==> flow/design.v <==
module arctan #
	(
		parameter integer C_S00_AXIS_TDATA_WIDTH	= 32,
		parameter integer C_M00_AXIS_TDATA_WIDTH	= 32,
    parameter integer ITERATIONS = 16
	)
	(
		input wire  s00_axis_aclk, s00_axis_aresetn,
		input wire  s00_axis_tlast, s00_axis_tvalid,
		input wire [C_S00_AXIS_TDATA_WIDTH-1 : 0] s00_axis_tdata,
		input wire [(C_S00_AXIS_TDATA_WIDTH/8)-1: 0] s00_axis_tstrb,
		output logic  s00_axis_tready,
		input wire  m00_axis_aclk, m00_axis_aresetn,
		input wire  m00_axis_tready,
		output logic  m00_axis_tvalid, m00_axis_tlast,
		output logic [C_M00_AXIS_TDATA_WIDTH-1 : 0] m00_axis_tdata,
		output logic [(C_M00_AXIS_TDATA_WIDTH/8)-1: 0] m00_axis_tstrb
	);
  parameter int PI_15 = 102943;
  logic m00_axis_tvalid_reg, m00_axis_tlast_reg;
  logic [C_M00_AXIS_TDATA_WIDTH-1 : 0] m00_axis_tdata_reg;
  logic [(C_M00_AXIS_TDATA_WIDTH/8)-1: 0] m00_axis_tstrb_reg;
  logic signed [(C_S00_AXIS_TDATA_WIDTH/2)-1:0] x_pipe [ITERATIONS-1:0];
  logic signed [(C_S00_AXIS_TDATA_WIDTH/2)-1:0] y_pipe [ITERATIONS-1:0];
  logic signed [(C_S00_AXIS_TDATA_WIDTH)-1:0] phase [ITERATIONS-1:0];
  logic [ITERATIONS-1:0] valid_pipe, tlast_pipe;
  logic [(C_S00_AXIS_TDATA_WIDTH/8)-1:0] strobe_pipe [ITERATIONS-1:0];
  assign s00_axis_tready = m00_axis_tready || ~valid_pipe[ITERATIONS-1];
  assign m00_axis_tvalid = valid_pipe[ITERATIONS-1];
  assign m00_axis_tlast = tlast_pipe[ITERATIONS-1];
  assign m00_axis_tstrb = strobe_pipe[ITERATIONS-1];
  logic signed [(C_S00_AXIS_TDATA_WIDTH/2)-1:0] atan_lut [ITERATIONS-1:0];
  always_comb begin
        atan_lut[0] = 16'h6487;   
        atan_lut[1] = 16'h3B58;   
        atan_lut[2] = 16'h1F5B;   
        atan_lut[3] = 16'h0FEA;   
        atan_lut[4] = 16'h07FD;   
        atan_lut[5] = 16'h03FF;   
        atan_lut[6] = 16'h01FF;   
        atan_lut[7] = 16'h00FF;   
        atan_lut[8] = 16'h007F;   
        atan_lut[9] = 16'h003F;   
        atan_lut[10] = 16'h001F;   
        atan_lut[11] = 16'h000F;   
        atan_lut[12] = 16'h0007;   
        atan_lut[13] = 16'h0003;   
        atan_lut[14] = 16'h0001;   
        atan_lut[15] = 16'h0000;   
  end
  wire signed [(C_S00_AXIS_TDATA_WIDTH/2)-1:0] x_in = s00_axis_tdata[(C_S00_AXIS_TDATA_WIDTH/2)-1: 0];
  wire signed [(C_S00_AXIS_TDATA_WIDTH/2)-1:0] y_in = s00_axis_tdata[C_S00_AXIS_TDATA_WIDTH-1:(C_S00_AXIS_TDATA_WIDTH/2)];
  assign m00_axis_tdata = phase[ITERATIONS-1];
  always_ff @(posedge s00_axis_aclk)begin
    if (s00_axis_aresetn==0)begin
      for (int i = 0; i < ITERATIONS; i++) begin
                x_pipe[i] <= '0;
                y_pipe[i] <= '0;
                phase[i] <= '0;
                valid_pipe[i] <= 1'b0;
                strobe_pipe[i] <= '0;
                tlast_pipe[i] <= 1'b0;
      end
    end else begin
      if (s00_axis_tready)begin
        if (s00_axis_tvalid) begin
            if ((x_in < 0 ) && (y_in< 0)) begin
              x_pipe[0] <= -x_in;
              y_pipe[0] <= -y_in;
              phase[0] <= -PI_15;
            end else if ((x_in < 0 ) && (y_in >= 0)) begin
              x_pipe[0] <= -x_in;
              y_pipe[0] <= -y_in;
              phase[0] <= PI_15;
            end else begin
              x_pipe[0] <= x_in;
              y_pipe[0] <= y_in;
              phase[0] <= '0;
            end
            valid_pipe[0] <= 1'b1;
            tlast_pipe[0] <= s00_axis_tlast;
            strobe_pipe[0] <= s00_axis_tstrb;
        end else begin
            valid_pipe[0] <= 1'b0;
            tlast_pipe[0] <= 1'b0;
            strobe_pipe[0] <= '0;
        end
        for (int i = 1; i < ITERATIONS; i++) begin
            if (valid_pipe[i-1]) begin
              if (y_pipe[i-1] >= 0) begin
                x_pipe[i] <= x_pipe[i-1] + (y_pipe[i-1] >>> i-1);
                y_pipe[i] <= y_pipe[i-1] - (x_pipe[i-1] >>> i-1);
                phase[i] <= phase[i-1] + atan_lut[i-1];
              end else begin
                x_pipe[i] <= x_pipe[i-1] - (y_pipe[i-1] >>> i-1);
                y_pipe[i] <= y_pipe[i-1] + (x_pipe[i-1] >>> i-1);
                phase[i] <= phase[i-1] - atan_lut[i-1];
              end
              valid_pipe[i] <= valid_pipe[i-1];
              strobe_pipe[i] <= strobe_pipe[i-1];
              tlast_pipe[i] <= tlast_pipe[i-1];
            end else begin
              valid_pipe[i] <= 0;
              strobe_pipe[i] <= 0;
              tlast_pipe[i] <= 0;
            end
        end
      end
    end
  end
endmodule
Tool chain data of arctan:

Tool output for the design above before and after an edit, in the order of the flow.
Lines under "before" count in the file above, lines under "after" in the edited file.
"difference": "after" minus "before" as printed here. "rel. change": 100 x difference / "before".
Library cell names are shortened.
The mark -- stands for no value.

* top module: arctan
* clock input: s00_axis_aclk
* standard-cell library: sky130hd
* timing corner: tt_025C_1v80

Diff:

Unified diff, file above to edited file.
The edit is scripted: it alters the design's behaviour and was not made to optimise anything.

```diff
@@ -1,5 +1,5 @@
 module arctan #
 	(
-		parameter integer C_S00_AXIS_TDATA_WIDTH	= 32,
+		parameter integer C_S00_AXIS_TDATA_WIDTH	= 48,
 		parameter integer C_M00_AXIS_TDATA_WIDTH	= 32,
     parameter integer ITERATIONS = 16
```

After elaboration:

Source: Yosys, flattened and elaborated. Widths are those after wreduce. Registers that Yosys merges into a memory's read port (data or address) are not register bits. Print and check cells do not count. Equal cells are merged and count once.

Cells by class
* add/subtract/negate cells: before 85, after 85, difference 0, rel. change 0.00%
* reductions and logical operators: before 19, after 19, difference 0, rel. change 0.00%
* mux-type cells: before 96, after 96, difference 0, rel. change 0.00%
* magnitude comparators: before 18, after 18, difference 0, rel. change 0.00%
* bitwise logic cells: before 1, after 1, difference 0, rel. change 0.00%

Operators with widths
* 2-to-1 mux 16 bit: before 31, after 0, difference -31, rel. change -100.00%
* 2-to-1 mux 24 bit: before 0, after 31, difference +31
* >= comparator 16 x 1 -> 1 bit with constant B: before 16, after 0, difference -16, rel. change -100.00%
* >= comparator 24 x 1 -> 1 bit with constant B: before 0, after 16, difference +16
* adder 16 x 10 -> 16 bit: before 2, after 0, difference -2, rel. change -100.00%
* adder 16 x 11 -> 16 bit: before 2, after 0, difference -2, rel. change -100.00%
* adder 16 x 12 -> 16 bit: before 2, after 0, difference -2, rel. change -100.00%
* adder 16 x 13 -> 16 bit: before 2, after 0, difference -2, rel. change -100.00%
* adder 16 x 14 -> 16 bit: before 2, after 0, difference -2, rel. change -100.00%
* adder 16 x 15 -> 16 bit: before 2, after 0, difference -2, rel. change -100.00%
* adder 16 x 4 -> 16 bit: before 2, after 0, difference -2, rel. change -100.00%
* adder 16 x 5 -> 16 bit: before 2, after 0, difference -2, rel. change -100.00%
* adder 16 x 6 -> 16 bit: before 2, after 0, difference -2, rel. change -100.00%
* adder 16 x 7 -> 16 bit: before 2, after 0, difference -2, rel. change -100.00%
* adder 16 x 8 -> 16 bit: before 2, after 0, difference -2, rel. change -100.00%
* adder 16 x 9 -> 16 bit: before 2, after 0, difference -2, rel. change -100.00%
* less-than comparator 16 x 1 -> 1 bit with constant B: before 2, after 0, difference -2, rel. change -100.00%
* negation 16 bit: before 2, after 0, difference -2, rel. change -100.00%
* subtractor 16 x 10 -> 16 bit: before 2, after 0, difference -2, rel. change -100.00%
* subtractor 16 x 11 -> 16 bit: before 2, after 0, difference -2, rel. change -100.00%
* subtractor 16 x 12 -> 16 bit: before 2, after 0, difference -2, rel. change -100.00%
* subtractor 16 x 13 -> 16 bit: before 2, after 0, difference -2, rel. change -100.00%
* subtractor 16 x 14 -> 16 bit: before 2, after 0, difference -2, rel. change -100.00%
* subtractor 16 x 15 -> 16 bit: before 2, after 0, difference -2, rel. change -100.00%
* subtractor 16 bit: before 2, after 0, difference -2, rel. change -100.00%
* subtractor 16 x 4 -> 16 bit: before 2, after 0, difference -2, rel. change -100.00%
* subtractor 16 x 5 -> 16 bit: before 2, after 0, difference -2, rel. change -100.00%
* subtractor 16 x 6 -> 16 bit: before 2, after 0, difference -2, rel. change -100.00%

Operator kinds equal on both sides are left out: 38.
Not every row of either side is listed.

Storage and ports
* input bits: before 43, after 61, difference +18, rel. change +41.86%
* bits in registers: before 1072, after 1304, difference +232, rel. change +21.64%
* elaborated cells: before 312, after 312, difference 0, rel. change 0.00%
* output and inout port bits: before 39, after 39, difference 0, rel. change 0.00%

Logic depth:

Yosys ltp: most cells in a row. Word level: on the elaborated netlist, between registers, memories and ports. Mapped: between sequential cells and ports; inverters and the memories' decode and read muxes count.

Depth
* depth after elaboration: before 4, after 4, difference 0, rel. change 0.00%
* ABC_AREA: before 0, after 0
* mapped depth: before 22, after 20, difference -2, rel. change -9.09%
* mapped depth without buffers: before 17, after 20, difference +3, rel. change +17.65%

Netlist:

Source: synth_stat.txt of the flow (Yosys; design flattened, memories mapped). It holds for the ABC_AREA given above (unset counts as 0); a run with the other value may have another netlist.

Synthesis totals
* cell count: before 10398, after 13450, difference +3052, rel. change +29.35%
* mapped area (um^2): before 76343.2, after 99307.7, difference +22964.5, rel. change +30.08%
* buffer cells: before 686, after 806, difference +120, rel. change +17.49%
* flip-flop cells: before 1001, after 1225, difference +224, rel. change +22.38%
* area of sequential cells (um^2): before 20039.2, after 24523.5, difference +4484.3, rel. change +22.38%

Cells by type
* o21ai_0: before 368, after 738, difference +370, rel. change +100.54%
* nand2_1: before 1662, after 2020, difference +358, rel. change +21.54%
* a21oi_1: before 1145, after 1459, difference +314, rel. change +27.42%
* nor2_1: before 796, after 1043, difference +247, rel. change +31.03%
* dfxtp_1: before 1001, after 1225, difference +224, rel. change +22.38%
* ha_1: before 603, after 825, difference +222, rel. change +36.82%
* xnor2_1: before 650, after 856, difference +206, rel. change +31.69%
* xor2_1: before 328, after 496, difference +168, rel. change +51.22%
* o21ai_1: before 164, after 17, difference -147, rel. change -89.63%
* o31ai_1: before 87, after 178, difference +91, rel. change +104.60%
* a21o_1: before 170, after 257, difference +87, rel. change +51.18%
* clkbuf_1: before 585, after 659, difference +74, rel. change +12.65%
* o21a_1: before 47, after 116, difference +69, rel. change +146.81%
* a211oi_1: before 177, after 241, difference +64, rel. change +36.16%
* or3_1: before 119, after 178, difference +59, rel. change +49.58%
* o41ai_1: before 36, after 85, difference +49, rel. change +136.11%
* nor2b_1: before 88, after 136, difference +48, rel. change +54.55%
* nand2b_1: before 80, after 127, difference +47, rel. change +58.75%

Cell types equal on both sides are left out: 5.
Not every row of either side is listed.

Path before layout:

Source: OpenSTA report_checks on the synthesized netlist (no wires, ideal clock, input and output delay 20% of the period each), path of least setup slack; recovery checks are left aside. Register names are those of the netlist, which keeps one name where synthesis merged equal registers.

Timing path post-synthesis
* path kind: before flip-flop to flip-flop, after flip-flop to flip-flop
* from: before reg y_pipe[11][15], after reg y_pipe[5][23]
* to: before reg x_pipe[12][14], after reg x_pipe[6][22]
* arrival (ns): before 4.710, after 4.730, difference +0.020, rel. change +0.42%
* driving pins on the path: before 21, after 20, difference -1, rel. change -4.76%
* launch time at the first pin (ns): before 0.000, after 0.000, difference 0.000
* path buffers: before 7, after 6, difference -1, rel. change -14.29%
* path slack (ns): before 0.163, after 0.148, difference -0.015
* delay of the path (ns): before 4.837, after 4.852, difference +0.015, rel. change +0.31%
* setup time (ns): before 0.127, after 0.122, difference -0.005
* required time (ns): before 4.873, after 4.878, difference +0.005, rel. change +0.10%
* period (ns): before 5.0, after 5.0, difference 0.0, rel. change 0.00%
* period reached after synthesis (ns): before 4.837, after 4.852, difference +0.015, rel. change +0.31%

"delay of the path" is the arrival time less input delay plus setup time.
"driving pins on the path": output pins that drive a net of the path, with the launching flip-flop's if there is one; two outputs of one cell count as two.
"period reached after synthesis" is the clock period less the worst setup slack; recovery checks do not enter. This is arithmetic on one report: input and output delays are still those of the set period (20% each).
Between the ends stands the longest chain of elaborated cells between them, by number of cells; it is not shown to be the way that was timed. Of several equally long chains one is given.
Each line given opens the expression or statement behind the cell; cells for indexed reads and writes are added by Yosys, which also makes memories of some case tables.
At most two assigning lines are given for a register; there are more.

Between the ends, post-synthesis, before:
* cell sequence: dfxtp_1 > clkbuf_1 > clkbuf_1 > clkbuf_1 > buf_1 > clkbuf_1 > clkbuf_1 > buf_1 > o21ai_0 > fa_1 > a21o_1 > a21oi_1 > o21bai_1 > a21oi_1 > o21bai_1 > a41o_1 > o41a_1 > nand3_1 > nand2_1 > nand4b_1 > o211ai_1
* cells in the longest elaborated chain: 2
* elaborated cells between the ends (all ways): 4
* source lines of those cells: 3
* those cells by class: 2 x add/sub; 1 x compare; 1 x mux

RTL lines, path post-synthesis, before
* from (decl): RTL line 24 `logic signed [(C_S00_AXIS_TDATA_WIDTH/2)-1:0] y_pipe [ITERATIONS-1:0];`
* from (assign): RTL line 92 `y_pipe[i] <= y_pipe[i-1] - (x_pipe[i-1] >>> i-1);`
* from (assign): RTL line 96 `y_pipe[i] <= y_pipe[i-1] + (x_pipe[i-1] >>> i-1);`
* subtractor 16 x 5 -> 16 bit: RTL line 95 `x_pipe[i] <= x_pipe[i-1] - (y_pipe[i-1] >>> i-1);`
* 2-to-1 mux 16 bit: RTL line 90 `if (y_pipe[i-1] >= 0) begin`
* to (assign): RTL line 91 `x_pipe[i] <= x_pipe[i-1] + (y_pipe[i-1] >>> i-1);`
* to (assign): RTL line 95
* to (decl): RTL line 23 `logic signed [(C_S00_AXIS_TDATA_WIDTH/2)-1:0] x_pipe [ITERATIONS-1:0];`

Between the ends, post-synthesis, after:
* cell sequence: dfxtp_1 > clkbuf_1 > buf_2 > buf_2 > buf_1 > buf_1 > clkbuf_1 > o21ai_0 > fa_1 > a211oi_1 > o21ai_0 > a31oi_1 > o21ai_0 > a211oi_1 > a21oi_1 > o21a_1 > o41ai_1 > o21a_1 > xor2_1 > o21ai_0
* cells in the longest elaborated chain: 2
* elaborated cells between the ends (all ways): 4
* source lines of those cells: 3
* those cells by class: 2 x add/sub; 1 x compare; 1 x mux

RTL lines, path post-synthesis, after
* from (decl): RTL line 24 `logic signed [(C_S00_AXIS_TDATA_WIDTH/2)-1:0] y_pipe [ITERATIONS-1:0];`
* from (assign): RTL line 92 `y_pipe[i] <= y_pipe[i-1] - (x_pipe[i-1] >>> i-1);`
* from (assign): RTL line 96 `y_pipe[i] <= y_pipe[i-1] + (x_pipe[i-1] >>> i-1);`
* subtractor 24 x 19 -> 24 bit: RTL line 95 `x_pipe[i] <= x_pipe[i-1] - (y_pipe[i-1] >>> i-1);`
* 2-to-1 mux 24 bit: RTL line 90 `if (y_pipe[i-1] >= 0) begin`
* to (assign): RTL line 91 `x_pipe[i] <= x_pipe[i-1] + (y_pipe[i-1] >>> i-1);`
* to (assign): RTL line 95
* to (decl): RTL line 23 `logic signed [(C_S00_AXIS_TDATA_WIDTH/2)-1:0] x_pipe [ITERATIONS-1:0];`

Timing after layout:

From the final timing report of each run of pair 1: the path of least setup slack in the routed layout; clock arrival at registers is part of the times.

Timing path post-layout
* path kind: before flip-flop to flip-flop, after flip-flop to flip-flop
* from: before reg y_pipe[8][8], after reg x_pipe[4][7]
* to: before reg x_pipe[9][15], after reg y_pipe[5][23]
* setup time (ns): before 0.10, after 0.07, difference -0.03
* arrival (ns): before 4.72, after 5.02, difference +0.30, rel. change +6.36%
* path buffers: before 0, after 2, difference +2
* path slack (ns): before 0.39, after 0.20, difference -0.19
* launch time at the first pin (ns): before 0.75, after 0.79, difference +0.04, rel. change +5.33%
* driving pins on the path: before 17, after 19, difference +2, rel. change +11.76%
* period (ns): before 4.47, after 4.47, difference 0.00, rel. change 0.00%
* required time (ns): before 5.11, after 5.22, difference +0.11, rel. change +2.15%

Between the ends stands the longest chain of elaborated cells between them, by number of cells; it is not shown to be the way that was timed. Of several equally long chains one is given.
At most two assigning lines are given for a register; there are more.

Between the ends, post-layout, before:
* cell sequence: dfxtp_1 > inv_1 > ha_1 > nand2_1 > o21ai_0 > ha_1 > a21o_1 > a21oi_1 > o21bai_1 > a211oi_1 > o31ai_1 > o41ai_1 > o211ai_1 > nor3_1 > nor3b_1 > a211o_1 > a22o_1
* cells in the longest elaborated chain: 2
* elaborated cells between the ends (all ways): 4
* source lines of those cells: 3
* those cells by class: 2 x add/sub; 1 x compare; 1 x mux

RTL lines, path post-layout, before
* from (decl): RTL line 24 `logic signed [(C_S00_AXIS_TDATA_WIDTH/2)-1:0] y_pipe [ITERATIONS-1:0];`
* from (assign): RTL line 92 `y_pipe[i] <= y_pipe[i-1] - (x_pipe[i-1] >>> i-1);`
* from (assign): RTL line 96 `y_pipe[i] <= y_pipe[i-1] + (x_pipe[i-1] >>> i-1);`
* subtractor 16 x 8 -> 16 bit: RTL line 95 `x_pipe[i] <= x_pipe[i-1] - (y_pipe[i-1] >>> i-1);`
* 2-to-1 mux 16 bit: RTL line 90 `if (y_pipe[i-1] >= 0) begin`
* to (assign): RTL line 91 `x_pipe[i] <= x_pipe[i-1] + (y_pipe[i-1] >>> i-1);`
* to (assign): RTL line 95
* to (decl): RTL line 23 `logic signed [(C_S00_AXIS_TDATA_WIDTH/2)-1:0] x_pipe [ITERATIONS-1:0];`

Between the ends, post-layout, after:
* cell sequence: dfxtp_1 > nor2_2 > nand3_2 > or3_4 > or3_4 > or3_4 > buf_4 > o31ai_2 > xor2_1 > ha_1 > a21o_1 > or3b_2 > a211oi_2 > buf_4 > o31ai_1 > o31ai_1 > xnor2_1 > nand2_1 > a21oi_2
* cells in the longest elaborated chain: 2
* elaborated cells between the ends (all ways): 3
* source lines of those cells: 3
* those cells by class: 2 x add/sub; 1 x mux

RTL lines, path post-layout, after
* from (decl): RTL line 23 `logic signed [(C_S00_AXIS_TDATA_WIDTH/2)-1:0] x_pipe [ITERATIONS-1:0];`
* from (assign): RTL line 91 `x_pipe[i] <= x_pipe[i-1] + (y_pipe[i-1] >>> i-1);`
* from (assign): RTL line 95 `x_pipe[i] <= x_pipe[i-1] - (y_pipe[i-1] >>> i-1);`
* adder 24 x 20 -> 24 bit: RTL line 96 `y_pipe[i] <= y_pipe[i-1] + (x_pipe[i-1] >>> i-1);`
* 2-to-1 mux 24 bit: RTL line 90 `if (y_pipe[i-1] >= 0) begin`
* to (assign): RTL line 92 `y_pipe[i] <= y_pipe[i-1] - (x_pipe[i-1] >>> i-1);`
* to (assign): RTL line 96
* to (decl): RTL line 24 `logic signed [(C_S00_AXIS_TDATA_WIDTH/2)-1:0] y_pipe [ITERATIONS-1:0];`

Measured runs:

Runs of the flow (Yosys, OpenROAD) on both versions; the two runs of a pair have the same settings. The constraints put input and output delay at 20% of the set period each and load the outputs with 0.01 pF.

Settings, pair 1:
* CORE_UTILIZATION: 40
* period_ns: 4.47
* CAP_MARGIN: 20
* CORE_MARGIN: 2
* SLEW_MARGIN: 20

Measured results, pair 1
* die area (um^2): before 194371.0, after 252270.0, difference +57899.0, rel. change +29.79%
* worst hold slack in the final report (ns): before 0.449, after 0.450, difference +0.001
* total negative setup slack (ns): before 0.000, after 0.000, difference 0.000
* utilization of the finished layout (%): before 43.8, after 44.6, difference +0.8
* worst setup slack after layout (ns): before 0.390, after 0.197, difference -0.193
* synthesized cell area (um^2): before 76343.2, after 99307.7, difference +22964.5, rel. change +30.08%
* total power after layout (mW): before 22.389, after 28.937, difference +6.548, rel. change +29.25%
* period achieved (ns): before 4.080, after 4.273, difference +0.193, rel. change +4.73%
* standard-cell area of the final layout (um^2): before 83256.1, after 109865.0, difference +26608.9, rel. change +31.96%

Settings, pair 2:
* ABC_AREA: 1
* CELL_PAD_IN_SITES_GLOBAL_PLACEMENT: 2
* CORE_MARGIN: 2
* CORE_UTILIZATION: 31
* CTS_CLUSTER_DIAMETER: 32
* CTS_CLUSTER_SIZE: 30
* MAX_ROUTING_LAYER: met4
* MIN_ROUTING_LAYER: met1
* PLACE_DENSITY: 0.56
* period_ns: 5.85
* CAP_MARGIN: 20
* SLEW_MARGIN: 20

Measured results, pair 2
* die area (um^2): before 298750.0, after 400176.0, difference +101426.0, rel. change +33.95%
* worst hold slack in the final report (ns): before 0.444, after 0.441, difference -0.003
* total negative setup slack (ns): before 0.000, after 0.000, difference 0.000
* utilization of the finished layout (%): before 36.6, after 36.3, difference -0.3
* worst setup slack after layout (ns): before 1.477, after 1.407, difference -0.070
* synthesized cell area (um^2): before 91262.5, after 122491.2, difference +31228.7, rel. change +34.22%
* total power after layout (mW): before 27.778, after 35.923, difference +8.145, rel. change +29.32%
* period achieved (ns): before 4.373, after 4.443, difference +0.070, rel. change +1.60%
* standard-cell area of the final layout (um^2): before 107275.0, after 142716.0, difference +35441.0, rel. change +33.04%

"period achieved" is the run's clock period less its worst setup slack. It is reckoned from that one timing run; input and output delays stay at 20% of the period that was set.
"total power after layout" is the tool's figure for a default switching activity; nothing was simulated.
